==> flow/design.v <==
`timescale 1ns/1ns
module cpx_multiply #(parameter xi_bits = 12,
		                  parameter xq_bits = 12,
		                  parameter yi_bits = 12,
		                  parameter yq_bits = 12,
		                  parameter i_bits = 24,
		                  parameter q_bits = 24
		                  )
   (input clk,
    input                      rst,
    input                      m_axis_tready,
    input                      m_axis_tvalid,
    input signed [xi_bits-1:0] xi,
    input signed [xq_bits-1:0] xq,
    input signed [yi_bits-1:0] yi,
    input signed [yq_bits-1:0] yq,
    output reg                 s_axis_tready,
    output signed [i_bits-1:0] i,
    output signed [q_bits-1:0] q,
    output reg                 s_axis_tvalid
    );
   reg [2:0]                   pipeline;
   reg signed [(xi_bits + yi_bits)-1:0] 	   i_sub;
   reg signed [(xi_bits + yi_bits)-1:0]      i_sub_out;
   reg signed [(xq_bits + yq_bits)-1:0]      q_add;
   reg signed [(xq_bits + yq_bits)-1:0]      q_add_out;
   reg signed [(xi_bits + yi_bits)-1:0]      xu;
   reg signed [(xi_bits + yi_bits)-1:0]      xu_out;
   reg signed [(xq_bits + yq_bits)-1:0]      yv;
   reg signed [(xq_bits + yq_bits)-1:0]      yv_out;
   reg signed [(xi_bits + yq_bits)-1:0]      xv;
   reg signed [(xi_bits + yq_bits)-1:0]      xv_out;
   reg signed [(xq_bits + yi_bits)-1:0]      yu;
   reg signed [(xq_bits + yi_bits)-1:0]      yu_out;
   assign i = i_sub_out[(xi_bits+yi_bits)-1: (xi_bits+yi_bits-i_bits)];
   assign q = q_add_out[(xq_bits+yq_bits)-1: (xq_bits+yq_bits-q_bits)];
   always @(posedge clk) begin
      if (rst) begin
         xu <= 'd0;
         yv <= 'd0;
         xv <= 'd0;
         yu <= 'd0;
      end else if (m_axis_tvalid & s_axis_tready) begin
         xu <= xi * yi;
         yv <= xq * yq;
         xv <= xi * yq;
         yu <= xq * yi;
      end else begin
         xu <= xu;
         yv <= yv;
         xv <= xv;
         yu <= yu;
      end  
   end
   always @(posedge clk) begin
      if (rst) begin
         xu_out <= 'd0;
         yv_out <= 'd0;
         xv_out <= 'd0;
         yu_out <= 'd0;
         i_sub <= 'd0;
         i_sub_out <= 'd0;
         q_add <= 'd0;
         q_add_out <= 'd0;
      end else if(m_axis_tready) begin
         xu_out <= xu;
         yv_out <= yv;
         xv_out <= xv;
         yu_out <= yu;
         i_sub <= xu_out - yv_out;
         i_sub_out <= i_sub;
         q_add <= xv_out + yu_out;
         q_add_out <= q_add;
      end  
      else begin
         xu_out <= xu_out;
         yv_out <= yv_out;
         xv_out <= xv_out;
         yu_out <= yu_out;
         i_sub <= i_sub;
         i_sub_out <= i_sub_out;
         q_add <= q_add;
         q_add_out <= q_add_out;
      end  
   end  
   always @(posedge clk) begin
      if (rst) begin
         pipeline <= 3'b0;
         s_axis_tvalid <= 1'b0;
      end else begin
         if(m_axis_tvalid & s_axis_tready) begin
            pipeline <= (pipeline << 1) | {2'b00, m_axis_tready};
         end else if (m_axis_tready) begin
            pipeline <= (pipeline << 1);
         end
         s_axis_tvalid <= pipeline[2];
      end
   end  
   always @(posedge clk) begin
      if (rst) begin
         s_axis_tready <= 1'b0;
      end else begin
         s_axis_tready <= m_axis_tready | ~pipeline[0];
      end
   end
endmodule  
`timescale 1ns/1ns
module dot_prod_pip #(parameter xi_bits = 12,
                      parameter xq_bits = 12,
                      parameter yi_bits = 12,
                      parameter yq_bits = 12,
                      parameter i_bits = 24,
                      parameter q_bits = 24,
                      parameter dot_length = 5,
                      parameter dot_length_counter_bits = 3,
                      parameter sum_i_bits = 24,
                      parameter sum_q_bits = 24
                      )
   (input clk,
    input                          rst,
    input                          m_axis_product_tready,
    input                          m_axis_x_tvalid,
    input [xi_bits - 1:0]          xi,
    input [xq_bits - 1:0]          xq,
    input                          m_axis_y_tvalid,
    input [yi_bits - 1:0]          yi,
    input [yq_bits - 1:0]          yq,
    output reg                     s_axis_product_tvalid,
    output reg signed [i_bits-1:0] i,
    output reg signed [q_bits-1:0] q
    );
   wire                            cpx_m_axis_tvalid;
   wire signed [xi_bits + yi_bits -1:0] mult_out_i;
   wire signed [xq_bits + yq_bits -1:0] mult_out_q;
   wire signed [sum_i_bits - 1:0]       mult_out_i_extended;
   wire signed [sum_q_bits - 1:0]       mult_out_q_extended;
   reg signed [sum_i_bits - 1:0]        sum_i;
   reg signed [sum_q_bits - 1:0]        sum_q;
   reg [dot_length_counter_bits:0]      dot_length_counter;
   wire [31:0]                          dot_length_counter_extended;
   wire                                 s_axis_cpx_tvalid;
   wire                                 s_axis_cpx_tready;
   assign cpx_m_axis_tvalid = m_axis_x_tvalid & m_axis_y_tvalid;
   assign mult_out_i_extended = { {(sum_i_bits - (xi_bits + yi_bits)){mult_out_i[xi_bits + yi_bits - 1]}}, mult_out_i};
   assign mult_out_q_extended = { {(sum_q_bits - (xq_bits + yq_bits)){mult_out_q[xq_bits + yq_bits - 1]}}, mult_out_q};
   assign dot_length_counter_extended = { {(31 - dot_length_counter_bits){dot_length_counter[dot_length_counter_bits]}}, dot_length_counter};
   cpx_multiply #(.xi_bits(xi_bits),
                  .xq_bits(xq_bits),
                  .yi_bits(yi_bits),
                  .yq_bits(yq_bits),
                  .i_bits(xi_bits + yi_bits),
                  .q_bits(xq_bits + yq_bits)) cpx_multiply_dot_pip(.clk(clk),
                                                                   .rst(rst),
                                                                   .m_axis_tready(m_axis_product_tready),
                                                                   .m_axis_tvalid(cpx_m_axis_tvalid),
                                                                   .xi(xi),
                                                                   .xq(xq),
                                                                   .yi(yi),
                                                                   .yq(yq),
                                                                   .i(mult_out_i),
                                                                   .q(mult_out_q),
                                                                   .s_axis_tready(s_axis_cpx_tready),
                                                                   .s_axis_tvalid(s_axis_cpx_tvalid));
   always @(posedge clk) begin
      if (rst) begin
         dot_length_counter <= -'d1;
         sum_i <= 'd0;
         sum_q <= 'd0;
      end
      else if (s_axis_cpx_tvalid && m_axis_product_tready) begin
         if (dot_length_counter_extended < (dot_length - 1)) begin
            dot_length_counter <= dot_length_counter + 1'b1;
            sum_i <= sum_i + mult_out_i_extended;
            sum_q <= sum_q + mult_out_q_extended;
         end
         else begin
            dot_length_counter <= 'd0;
            sum_i <= mult_out_i_extended;
            sum_q <= mult_out_q_extended;
         end  
      end  
      else if (m_axis_product_tready) begin
         if(dot_length_counter_extended == (dot_length - 1)) begin
            dot_length_counter <= 'd0;
            sum_i <= 'd0;
            sum_q <= 'd0;
         end
      end
   end  
   always @(posedge clk) begin
      if (rst) begin
         s_axis_product_tvalid <= 1'b0;
         i <= 'd0;
         q <= 'd0;
      end
      else if(dot_length_counter_extended == (dot_length - 1)) begin
         s_axis_product_tvalid <= 1'b1;
         i <= sum_i[sum_i_bits - 1:(sum_i_bits - i_bits)];
         q <= sum_q[sum_q_bits - 1:(sum_q_bits - q_bits)];
      end
      else begin
         s_axis_product_tvalid <= 1'b0;
         i <= i;
         q <= q;
      end
   end
endmodule  
`timescale 1ns/1ns
module arg_max #(parameter buffer_length = 10,
                 parameter index_bits = 4,
                 parameter out_max_bits = 4,
                 parameter i_bits = 12,
                 parameter q_bits = 12
                 )
   (input clk,
    input                           rst,
    input                           m_axis_tvalid,
    input signed [i_bits - 1:0]     xi,
    input signed [q_bits - 1:0]     xq,
    output reg                      s_axis_tready,
    input                           m_axis_tready,
    output reg [out_max_bits - 1:0] out_max,
    output reg [index_bits-1:0]     index,
    output reg                      s_axis_tvalid
    );
   reg signed [index_bits:0]        icounter;
   wire signed [31:0]               icounter_extended;
   reg [i_bits + i_bits - 2:0]      i_square;
   reg [q_bits + q_bits - 2:0]      q_square;
   reg [out_max_bits - 1:0]         argsum;
   reg                              sq_stage_valid;
   reg                              sum_stage_valid;
   reg                              cmp_stage_valid;
   wire                             result_collected;
   reg                              result_collected_buff;
   wire                             result_collected_cond;
   assign icounter_extended = { {(31 - index_bits){icounter[index_bits]}}, icounter};
   assign result_collected = s_axis_tvalid & m_axis_tready;
   assign result_collected_cond = result_collected | result_collected_buff;
   always @(posedge clk) begin
      if (rst) begin
         s_axis_tready <= 1'b0;
      end
      else if (icounter_extended < buffer_length) begin
         s_axis_tready <= 1'b1;
      end
      else if ((icounter_extended == buffer_length) | result_collected_cond) begin
         s_axis_tready <= 1'b1;
      end
      else begin
         s_axis_tready <= 1'b0;
      end
   end
   always @(posedge clk) begin
      if (rst) begin
         i_square <= 'd0;
         q_square <= 'd0;
         sq_stage_valid <= 1'b0;
      end
      else if (m_axis_tvalid & (s_axis_tready)) begin
         i_square <= xi * xi;
         q_square <= xq * xq;
         sq_stage_valid <= 1'b1;
      end else begin
         i_square <= i_square;
         q_square <= q_square;
         sq_stage_valid <= 1'b0;
      end
   end
   always @(posedge clk) begin
      if (rst) begin
         argsum <= 'd0;
         sum_stage_valid <= 1'b0;
      end
      else if (sq_stage_valid) begin
         argsum <= i_square + q_square;
         sum_stage_valid <= 1'b1;
      end
      else if ((icounter_extended == buffer_length -1) && !sq_stage_valid) begin
         argsum <= 'd0;
         sum_stage_valid <= 1'b0;
      end
      else begin
         argsum <= argsum;
         sum_stage_valid <= 1'b0;
      end
   end
   always @(posedge clk) begin
      if (rst) begin
         index <= 'd0;
         out_max <= 'd0;
         cmp_stage_valid <= 1'b0;
      end
      else if ((icounter_extended == 'd0) && !sum_stage_valid && result_collected_cond) begin
         index <= 'd0;
         out_max <= argsum;
         cmp_stage_valid <= 1'b0;
      end
      else if ((argsum > out_max) && sum_stage_valid) begin
         index <= icounter[index_bits - 1:0];
         out_max <= argsum;
         cmp_stage_valid <= 1'b1;
      end
      else if (sum_stage_valid) begin
         index <= index;
         out_max <= out_max;
         cmp_stage_valid <= 1'b1;
      end
      else begin
         index <= index;
         out_max <= out_max;
         cmp_stage_valid <= 1'b0;
      end
   end  
   always @(posedge clk) begin
      if (rst) begin
         icounter <= 'd0;
      end
      else if (icounter_extended < (buffer_length - 1)) begin
         if (sum_stage_valid) begin
            icounter <= icounter + 1'b1;
         end else begin
            icounter <= icounter;
         end
      end
      else if (icounter_extended == (buffer_length - 1)) begin
         icounter <= 'd0;
      end else begin
         icounter <= icounter;
      end
   end  
   always @(posedge clk) begin
      if (rst) begin
         result_collected_buff <= 1'b0;
         s_axis_tvalid <= 1'b0;
      end
      else begin
         result_collected_buff <= result_collected;
         if (result_collected_cond) begin
            s_axis_tvalid <= 1'b0;
         end
         else if (icounter_extended == (buffer_length - 1)) begin
            s_axis_tvalid <= 1'b1;
         end
         else begin
            s_axis_tvalid <= s_axis_tvalid;
         end
      end
   end
endmodule  
`timescale 1ns/1ns
module x_corr #(parameter xi_bits = 12,
                parameter xq_bits = 12,
                parameter yi_bits = 12,
                parameter yq_bits = 12,
                parameter i_bits = 31,
                parameter q_bits = 31,
                parameter length = 102,
                parameter length_counter_bits = 7,
                parameter out_max_bits = 62
                )
   (input clk,
    input                              rst,
    output                             s_axis_tready,
    input [xi_bits - 1:0]              xi,
    input [xq_bits - 1:0]              xq,
    input [yi_bits - 1:0]              yi,
    input [yq_bits - 1:0]              yq,
    input                              m_axis_tvalid,
    input                              m_axis_tready,
    output [out_max_bits - 1:0]        out_max,
    output [length_counter_bits - 1:0] index,
    output                             s_axis_tvalid
    );
   wire                                s_axis_product_tvalid;
   wire                                m_axis_x_tvalid;
   wire                                m_axis_y_tvalid;
   wire                                m_axis_product_tready;
   wire signed [31 - 1:0] i;
   wire signed [31 - 1:0] q;
   assign m_axis_x_tvalid = m_axis_tvalid;
   assign m_axis_y_tvalid = m_axis_tvalid;
   assign m_axis_product_tready = s_axis_tready;
   dot_prod_pip #(.xi_bits(12),
                  .xq_bits(12),
                  .yi_bits(12),
                  .yq_bits(12),
                  .i_bits(31),
                  .q_bits(31),
                  .dot_length(100),
                  .dot_length_counter_bits(7),
                  .sum_i_bits(31),
                  .sum_q_bits(31)
                  ) dp_x_corr (.clk(clk),
                               .rst(rst),
                               .m_axis_product_tready(m_axis_product_tready),
                               .m_axis_x_tvalid(m_axis_x_tvalid),
                               .xi(xi),
                               .xq(xq),
                               .m_axis_y_tvalid(m_axis_y_tvalid),
                               .yi(yi),
                               .yq(yq),
                               .s_axis_product_tvalid(s_axis_product_tvalid),
                               .i(i),
                               .q(q)
                               );
                                  arg_max #(.buffer_length(length),
                                            .index_bits(length_counter_bits),
                                            .out_max_bits(out_max_bits),
                                            .i_bits(31),
                                            .q_bits(31)) arg_max_xc(.clk(clk),
                                                                    .rst(rst),
                                                                    .m_axis_tvalid(s_axis_product_tvalid),
                                                                    .xi(i),
                                                                    .xq(q),
                                                                    .s_axis_tready(s_axis_tready),
                                                                    .m_axis_tready(m_axis_tready),
                                                                    .out_max(out_max),
                                                                    .index(index),
                                                                    .s_axis_tvalid(s_axis_tvalid)
                                                                    );
endmodule  
**From RTL to reports: x_corr**

What the tools print for x_corr, step after step.
Line numbers count from 1 in the design file above.
Operators carry their Yosys type and port widths (W data, S select, Z words).
Library cell names are shortened.
Not given: --

- Top module: x_corr
- Clock input: clk
- Standard-cell library: sky130hd
- Library corner: tt_025C_1v80

**Word level**

Source: Yosys, flattened and elaborated, memories not mapped. Widths are those after wreduce. Registers that Yosys merges into a memory's read port (data or address) are not register bits. Print and check cells do not count. Equal cells are merged and count once.

- Add/sub/neg operators: 7
- $mul: 6
- Magnitude comparators: 4
- Eq/ne operators: 4
- Mux-type cells: 24
- Bitwise gates (word level): 8
- Reductions and logical operators: 18

Operators by type and width:

| operator | number |
|---|---|
| $mul A31 B31 Y61 | 2 |
| $mul A12 B12 Y24 | 4 |
| $mux W62 | 4 |
| $mux W31 | 6 |
| $add A31 B24 Y31 | 2 |
| $add A61 B61 Y62 | 1 |
| $gt A62 B62 Y1 | 1 |
| $mux W8 | 7 |
| $lt A32 B7 Y1 const B | 1 |
| $eq A32 B7 Y1 const B | 1 |
| $logic_not A32 Y1 | 1 |
| $add A24 B24 Y24 | 1 |
| $sub A24 B24 Y24 | 1 |
| $add A8 B1 Y8 const B | 2 |
| $lt A8 B8 Y1 const B | 2 |
| $eq A8 B8 Y1 const B | 2 |
| $reduce_bool A2 Y1 | 6 |
| $mux W3 | 2 |
| $logic_and A1 B1 Y1 | 5 |
| $mux W1 | 5 |
| $reduce_and A2 Y1 | 2 |
| $reduce_or A2 Y1 | 2 |
| $and A1 B1 Y1 | 3 |
| $or A1 B1 Y1 | 3 |
| $or A3 B1 Y3 | 1 |
| $logic_not A1 Y1 | 2 |
| $ne A2 B1 Y1 const B | 1 |
| $not A1 Y1 | 1 |

- Flip-flop bits (word level): 692
- Input port bits: 52
- Output and inout port bits: 71
- Elaborated cells: 103

**Depth**

Depth = most cells in a row (Yosys ltp): at word level without a register or memory, in the mapped netlist without a sequential cell, where the memories' decode and read muxes count.

- Depth after elaboration: 5
- ABC_AREA: 0
- Depth in mapped cells: 33

**Mapped cells and area**

Yosys stat after the flow's synthesis: flattened, memories mapped to cells. It holds for the ABC_AREA given above (unset counts as 0); a run with the other value may have another netlist.

Cells by type:

| type | number |
|---|---|
| fa_1 | 2420 |
| dfxtp_1 | 690 |
| inv_1 | 2922 |
| ha_1 | 821 |
| nand2_1 | 1529 |
| and2_1 | 555 |
| a21oi_1 | 556 |
| nor2_1 | 739 |
| mux2i_1 | 245 |
| xnor2_1 | 254 |
| clkbuf_1 | 502 |
| a21o_1 | 172 |
| o21ai_0 | 239 |
| xor2_1 | 119 |
| nand2b_1 | 89 |
| a211oi_1 | 59 |
| nand3_1 | 88 |
| o21a_1 | 54 |

Other cell types: 82; their cells: 769.

- Cell count: 12822
- Synthesis area: 115803.6 um2
- Mapped flip-flops: 690
- Buffers: 535

By module: a second synthesis without flattening, with its own total; a netlist apart from the flattened one above.

- Cell total of the unflattened synthesis: 13057
- Area (unflattened synthesis): 117006.0 um2

Rows give one instance, submodules left out.

By module:

| module | instances | cells | area (um2) | sequential area (um2) |
|---|---|---|---|---|
| arg_max | 1 | 8157 | 74744.2 | 5285.1 |
| cpx_multiply | 1 | 3869 | 34090.2 | 5865.6 |
| dot_prod_pip | 1 | 1031 | 8171.6 | 2662.6 |
| x_corr | 1 | 0 | 0.0 | 0.0 |

**Path before layout**

OpenSTA on the mapped netlist: ideal clock, no wires. The path of least setup slack (recovery checks aside). Input and output delay are each 20% of the period. Register names are those of the netlist, which keeps one name where synthesis merged equal registers.

- Path type: reg2reg
- Start point: reg dp_x_corr.q[30]
- End point: reg arg_max_xc.q_square[60]
- Clock period: 10.0 ns
- Launch time at the first pin: 0.000 ns
- Data arrival time: 8.334 ns
- Required time: 9.897 ns
- Slack: 1.562 ns
- Path delay: 8.437 ns
- Stages on the path: 32
- Synthesis period reached: 8.438 ns

"path delay" is the arrival time less input delay plus setup time.
"stages on the path": output pins that drive a net of the path, with the launching flip-flop's if there is one; two outputs of one cell count as two.
"synthesis period reached" = period - worst setup slack (recovery checks aside). The figure is calculated, with input and output delays left at 20% of the set period.
Between the ends stands the longest chain of elaborated cells between them, by number of cells; it is not shown to be the way that was timed. Of several equally long chains one is given.
A line is the first line of the expression or statement that the cell stems from. Yosys adds cells for indexed reads and writes and turns some case tables into memories.
At most two assigning lines are given for a register; there are more.

- Path through: dfxtp_1 > clkbuf_1 > clkinv_1 > clkbuf_1 > nor2_1 > fa_1 > inv_1 > fa_1 > inv_1 > fa_1 > inv_1 > fa_1 > inv_1 > fa_1 > fa_1 > inv_1 > fa_1 > fa_1 > inv_1 > ha_1 > clkbuf_1 > a21oi_1 > o21ai_0 > or2_2 > o22ai_1 > nor2_1 > a22oi_2 > nand2_2 > o41ai_4 > o311a_2 > nor2_1 > a2111oi_2
- Length of the longest elaborated chain: 1

RTL lines, path post-synthesis:

| element | line | text |
|---|---|---|
| from (decl) | 130 | `output reg signed [q_bits-1:0] q` |
| from (assign) | 199 | `q <= sum_q[sum_q_bits - 1:(sum_q_bits - q_bits)];` |
| from (assign) | 204 | `q <= q;` |
| $mul A31 B31 Y61 | 262 | `q_square <= xq * xq;` |
| to (assign) | 262 |  |
| to (assign) | 266 | `q_square <= q_square;` |
| to (decl) | 229 | `reg [q_bits + q_bits - 2:0]      q_square;` |

**Worst path after layout**

From the final timing report of entry A: the path of least setup slack in the routed layout; clock arrival at registers is part of the times.

- Path type: reg2reg
- Start point: reg dp_x_corr.i[5]
- End point: reg arg_max_xc.i_square[45]
- Clock period: 9.79 ns
- Launch time at the first pin: 0.71 ns
- Data arrival time: 9.72 ns
- Required time: 10.44 ns
- Slack: 0.72 ns
- Stages on the path: 26

Between the ends stands the longest chain of elaborated cells between them, by number of cells; it is not shown to be the way that was timed. Of several equally long chains one is given.
At most two assigning lines are given for a register; there are more.

- Path through: dfxtp_1 > nand2_1 > fa_1 > inv_1 > fa_1 > fa_1 > inv_1 > fa_1 > inv_1 > fa_1 > fa_1 > fa_1 > inv_1 > fa_1 > inv_1 > ha_1 > a21oi_1 > o21ai_0 > a211oi_1 > nor2_1 > o41ai_1 > o21ai_0 > a21oi_1 > nor2_1 > o21ai_0 > a32o_1
- Length of the longest elaborated chain: 1

RTL lines, path post-layout:

| element | line | text |
|---|---|---|
| from (decl) | 129 | `output reg signed [i_bits-1:0] i,` |
| from (assign) | 198 | `i <= sum_i[sum_i_bits - 1:(sum_i_bits - i_bits)];` |
| from (assign) | 203 | `i <= i;` |
| $mul A31 B31 Y61 | 261 | `i_square <= xi * xi;` |
| to (assign) | 261 |  |
| to (assign) | 265 | `i_square <= i_square;` |
| to (decl) | 228 | `reg [i_bits + i_bits - 2:0]      i_square;` |

x_corr through Yosys and OpenROAD on sky130hd: 4 stored runs, unordered, with their settings and measured results. The constraints put input and output delay at 20% of the set period each and load the outputs with 0.01 pF.
By "period achieved" is meant the clock period of the run minus its worst setup slack. This is arithmetic on one report: input and output delays are still those of the set period (20% each).
"allowed time less slack (worst setup path)" means the part of the period allowed to the worst setup path (the constraints hold back 20% at inputs and 20% at outputs) less its slack; where the path has registers, the arrival times of their clocks count too.
"overall power": no workload was simulated; the value follows from the tool's default switching activity.

### Entry A

==> flow/run.sh <==
#!/bin/bash
# the make line also repeats the synthesis and layout settings of config.mk as NAME=value (left out here)
make -C /OpenROAD-flow-scripts/flow DESIGN_CONFIG=/design/flow/config.mk WORK_HOME=/design/flow/orfs CLKGATE_MAP_FILE= finish
==> flow/config.mk <==
export PLATFORM = sky130hd
export DESIGN_NAME = x_corr
export DESIGN_NICKNAME = x_corr
export VERILOG_FILES = /design/flow/design.v
export SDC_FILE = /design/flow/constraint.sdc
export NUM_CORES = 4
export LEC_CHECK = 0
export ABC_AREA = 0
export CAP_MARGIN = 20
export CELL_PAD_IN_SITES_DETAIL_PLACEMENT = 0
export CELL_PAD_IN_SITES_GLOBAL_PLACEMENT = 3
export CORE_ASPECT_RATIO = 1.6
export CORE_MARGIN = 2
export CORE_UTILIZATION = 44
export CTS_CLUSTER_DIAMETER = 97
export GPL_ROUTABILITY_DRIVEN = 0
export PLACE_DENSITY_LB_ADDON = 0.24
export SLEW_MARGIN = 5
export TNS_END_PERCENT = 10
==> flow/constraint.sdc <==
create_clock -name core_clock -period 9.79 [get_ports {clk}]
set_input_delay 1.9580 -clock core_clock [delete_from_list [all_inputs] [get_ports {clk}]]
set_output_delay 1.9580 -clock core_clock [all_outputs]
set_load 0.01 [all_outputs]

Results of entry A:
- Synthesized cell area: 115803.6 um2
- Die outline area: 267425.0 um2
- Standard-cell area after layout: 124214.0 um2
- Final utilization: 47.3%
- Setup slack of the worst path: 0.724 ns
- Total negative setup slack: 0.000 ns
- Worst hold slack in the final report: 0.423 ns
- Overall power: 15.545 mW
- Period achieved: 9.066 ns
- Allowed time less slack (worst setup path): 9.07 ns
- Kind of the worst setup path: reg2reg

### Entry B

==> flow/run.sh <==
#!/bin/bash
# the make line also repeats the synthesis and layout settings of config.mk as NAME=value (left out here)
make -C /OpenROAD-flow-scripts/flow DESIGN_CONFIG=/design/flow/config.mk WORK_HOME=/design/flow/orfs CLKGATE_MAP_FILE= finish
==> flow/config.mk <==
export PLATFORM = sky130hd
export DESIGN_NAME = x_corr
export DESIGN_NICKNAME = x_corr
export VERILOG_FILES = /design/flow/design.v
export SDC_FILE = /design/flow/constraint.sdc
export NUM_CORES = 4
export LEC_CHECK = 0
export ABC_AREA = 1
export CAP_MARGIN = 20
export CELL_PAD_IN_SITES_DETAIL_PLACEMENT = 1
export CORE_MARGIN = 3
export CORE_UTILIZATION = 46
export CTS_CLUSTER_DIAMETER = 109
export CTS_CLUSTER_SIZE = 35
export GPL_ROUTABILITY_DRIVEN = 1
export HOLD_SLACK_MARGIN = 0.02
export MIN_ROUTING_LAYER = met1
export PLACE_DENSITY_LB_ADDON = 0.13
export SETUP_SLACK_MARGIN = 1.81
export SLEW_MARGIN = 20
export TNS_END_PERCENT = 45
==> flow/constraint.sdc <==
create_clock -name core_clock -period 15.8 [get_ports {clk}]
set_input_delay 3.1600 -clock core_clock [delete_from_list [all_inputs] [get_ports {clk}]]
set_output_delay 3.1600 -clock core_clock [all_outputs]
set_load 0.01 [all_outputs]

Results of entry B:
- Synthesized cell area: 126321.2 um2
- Die outline area: 280937.0 um2
- Standard-cell area after layout: 132528.0 um2
- Final utilization: 48.7%
- Setup slack of the worst path: 6.947 ns
- Total negative setup slack: 0.000 ns
- Worst hold slack in the final report: 0.438 ns
- Overall power: 9.726 mW
- Period achieved: 8.853 ns
- Allowed time less slack (worst setup path): 8.85 ns
- Kind of the worst setup path: reg2reg

### Entry C

==> flow/run.sh <==
#!/bin/bash
# the make line also repeats the synthesis and layout settings of config.mk as NAME=value (left out here)
make -C /OpenROAD-flow-scripts/flow DESIGN_CONFIG=/design/flow/config.mk WORK_HOME=/design/flow/orfs CLKGATE_MAP_FILE= finish
==> flow/config.mk <==
export PLATFORM = sky130hd
export DESIGN_NAME = x_corr
export DESIGN_NICKNAME = x_corr
export VERILOG_FILES = /design/flow/design.v
export SDC_FILE = /design/flow/constraint.sdc
export NUM_CORES = 4
export LEC_CHECK = 0
export ABC_AREA = 1
export CAP_MARGIN = 20
export CELL_PAD_IN_SITES_DETAIL_PLACEMENT = 1
export CORE_MARGIN = 3
export CORE_UTILIZATION = 46
export CTS_CLUSTER_DIAMETER = 109
export CTS_CLUSTER_SIZE = 35
export GPL_ROUTABILITY_DRIVEN = 1
export MIN_ROUTING_LAYER = met2
export PLACE_DENSITY_LB_ADDON = 0.13
export SETUP_SLACK_MARGIN = 1.81
export SLEW_MARGIN = 20
==> flow/constraint.sdc <==
create_clock -name core_clock -period 15.8 [get_ports {clk}]
set_input_delay 3.1600 -clock core_clock [delete_from_list [all_inputs] [get_ports {clk}]]
set_output_delay 3.1600 -clock core_clock [all_outputs]
set_load 0.01 [all_outputs]

Results of entry C:
- Synthesized cell area: 126321.2 um2
- Die outline area: 280937.0 um2
- Standard-cell area after layout: 132940.0 um2
- Final utilization: 48.9%
- Setup slack of the worst path: 6.396 ns
- Total negative setup slack: 0.000 ns
- Worst hold slack in the final report: 0.430 ns
- Overall power: 10.183 mW
- Period achieved: 9.404 ns
- Allowed time less slack (worst setup path): 9.40 ns
- Kind of the worst setup path: reg2reg

### Entry D

==> flow/run.sh <==
#!/bin/bash
# the make line also repeats the synthesis and layout settings of config.mk as NAME=value (left out here)
make -C /OpenROAD-flow-scripts/flow DESIGN_CONFIG=/design/flow/config.mk WORK_HOME=/design/flow/orfs CLKGATE_MAP_FILE= finish
==> flow/config.mk <==
export PLATFORM = sky130hd
export DESIGN_NAME = x_corr
export DESIGN_NICKNAME = x_corr
export VERILOG_FILES = /design/flow/design.v
export SDC_FILE = /design/flow/constraint.sdc
export NUM_CORES = 4
export LEC_CHECK = 0
export CAP_MARGIN = 20
export CELL_PAD_IN_SITES_DETAIL_PLACEMENT = 2
export CORE_MARGIN = 2
export CORE_UTILIZATION = 40
export CTS_CLUSTER_DIAMETER = 129
export HOLD_SLACK_MARGIN = 0.04
export SLEW_MARGIN = 20
export TNS_END_PERCENT = 10
==> flow/constraint.sdc <==
create_clock -name core_clock -period 10.0 [get_ports {clk}]
set_input_delay 2.0000 -clock core_clock [delete_from_list [all_inputs] [get_ports {clk}]]
set_output_delay 2.0000 -clock core_clock [all_outputs]
set_load 0.01 [all_outputs]

Outcome of entry D: did not finish, routing stopped with GRT-0116
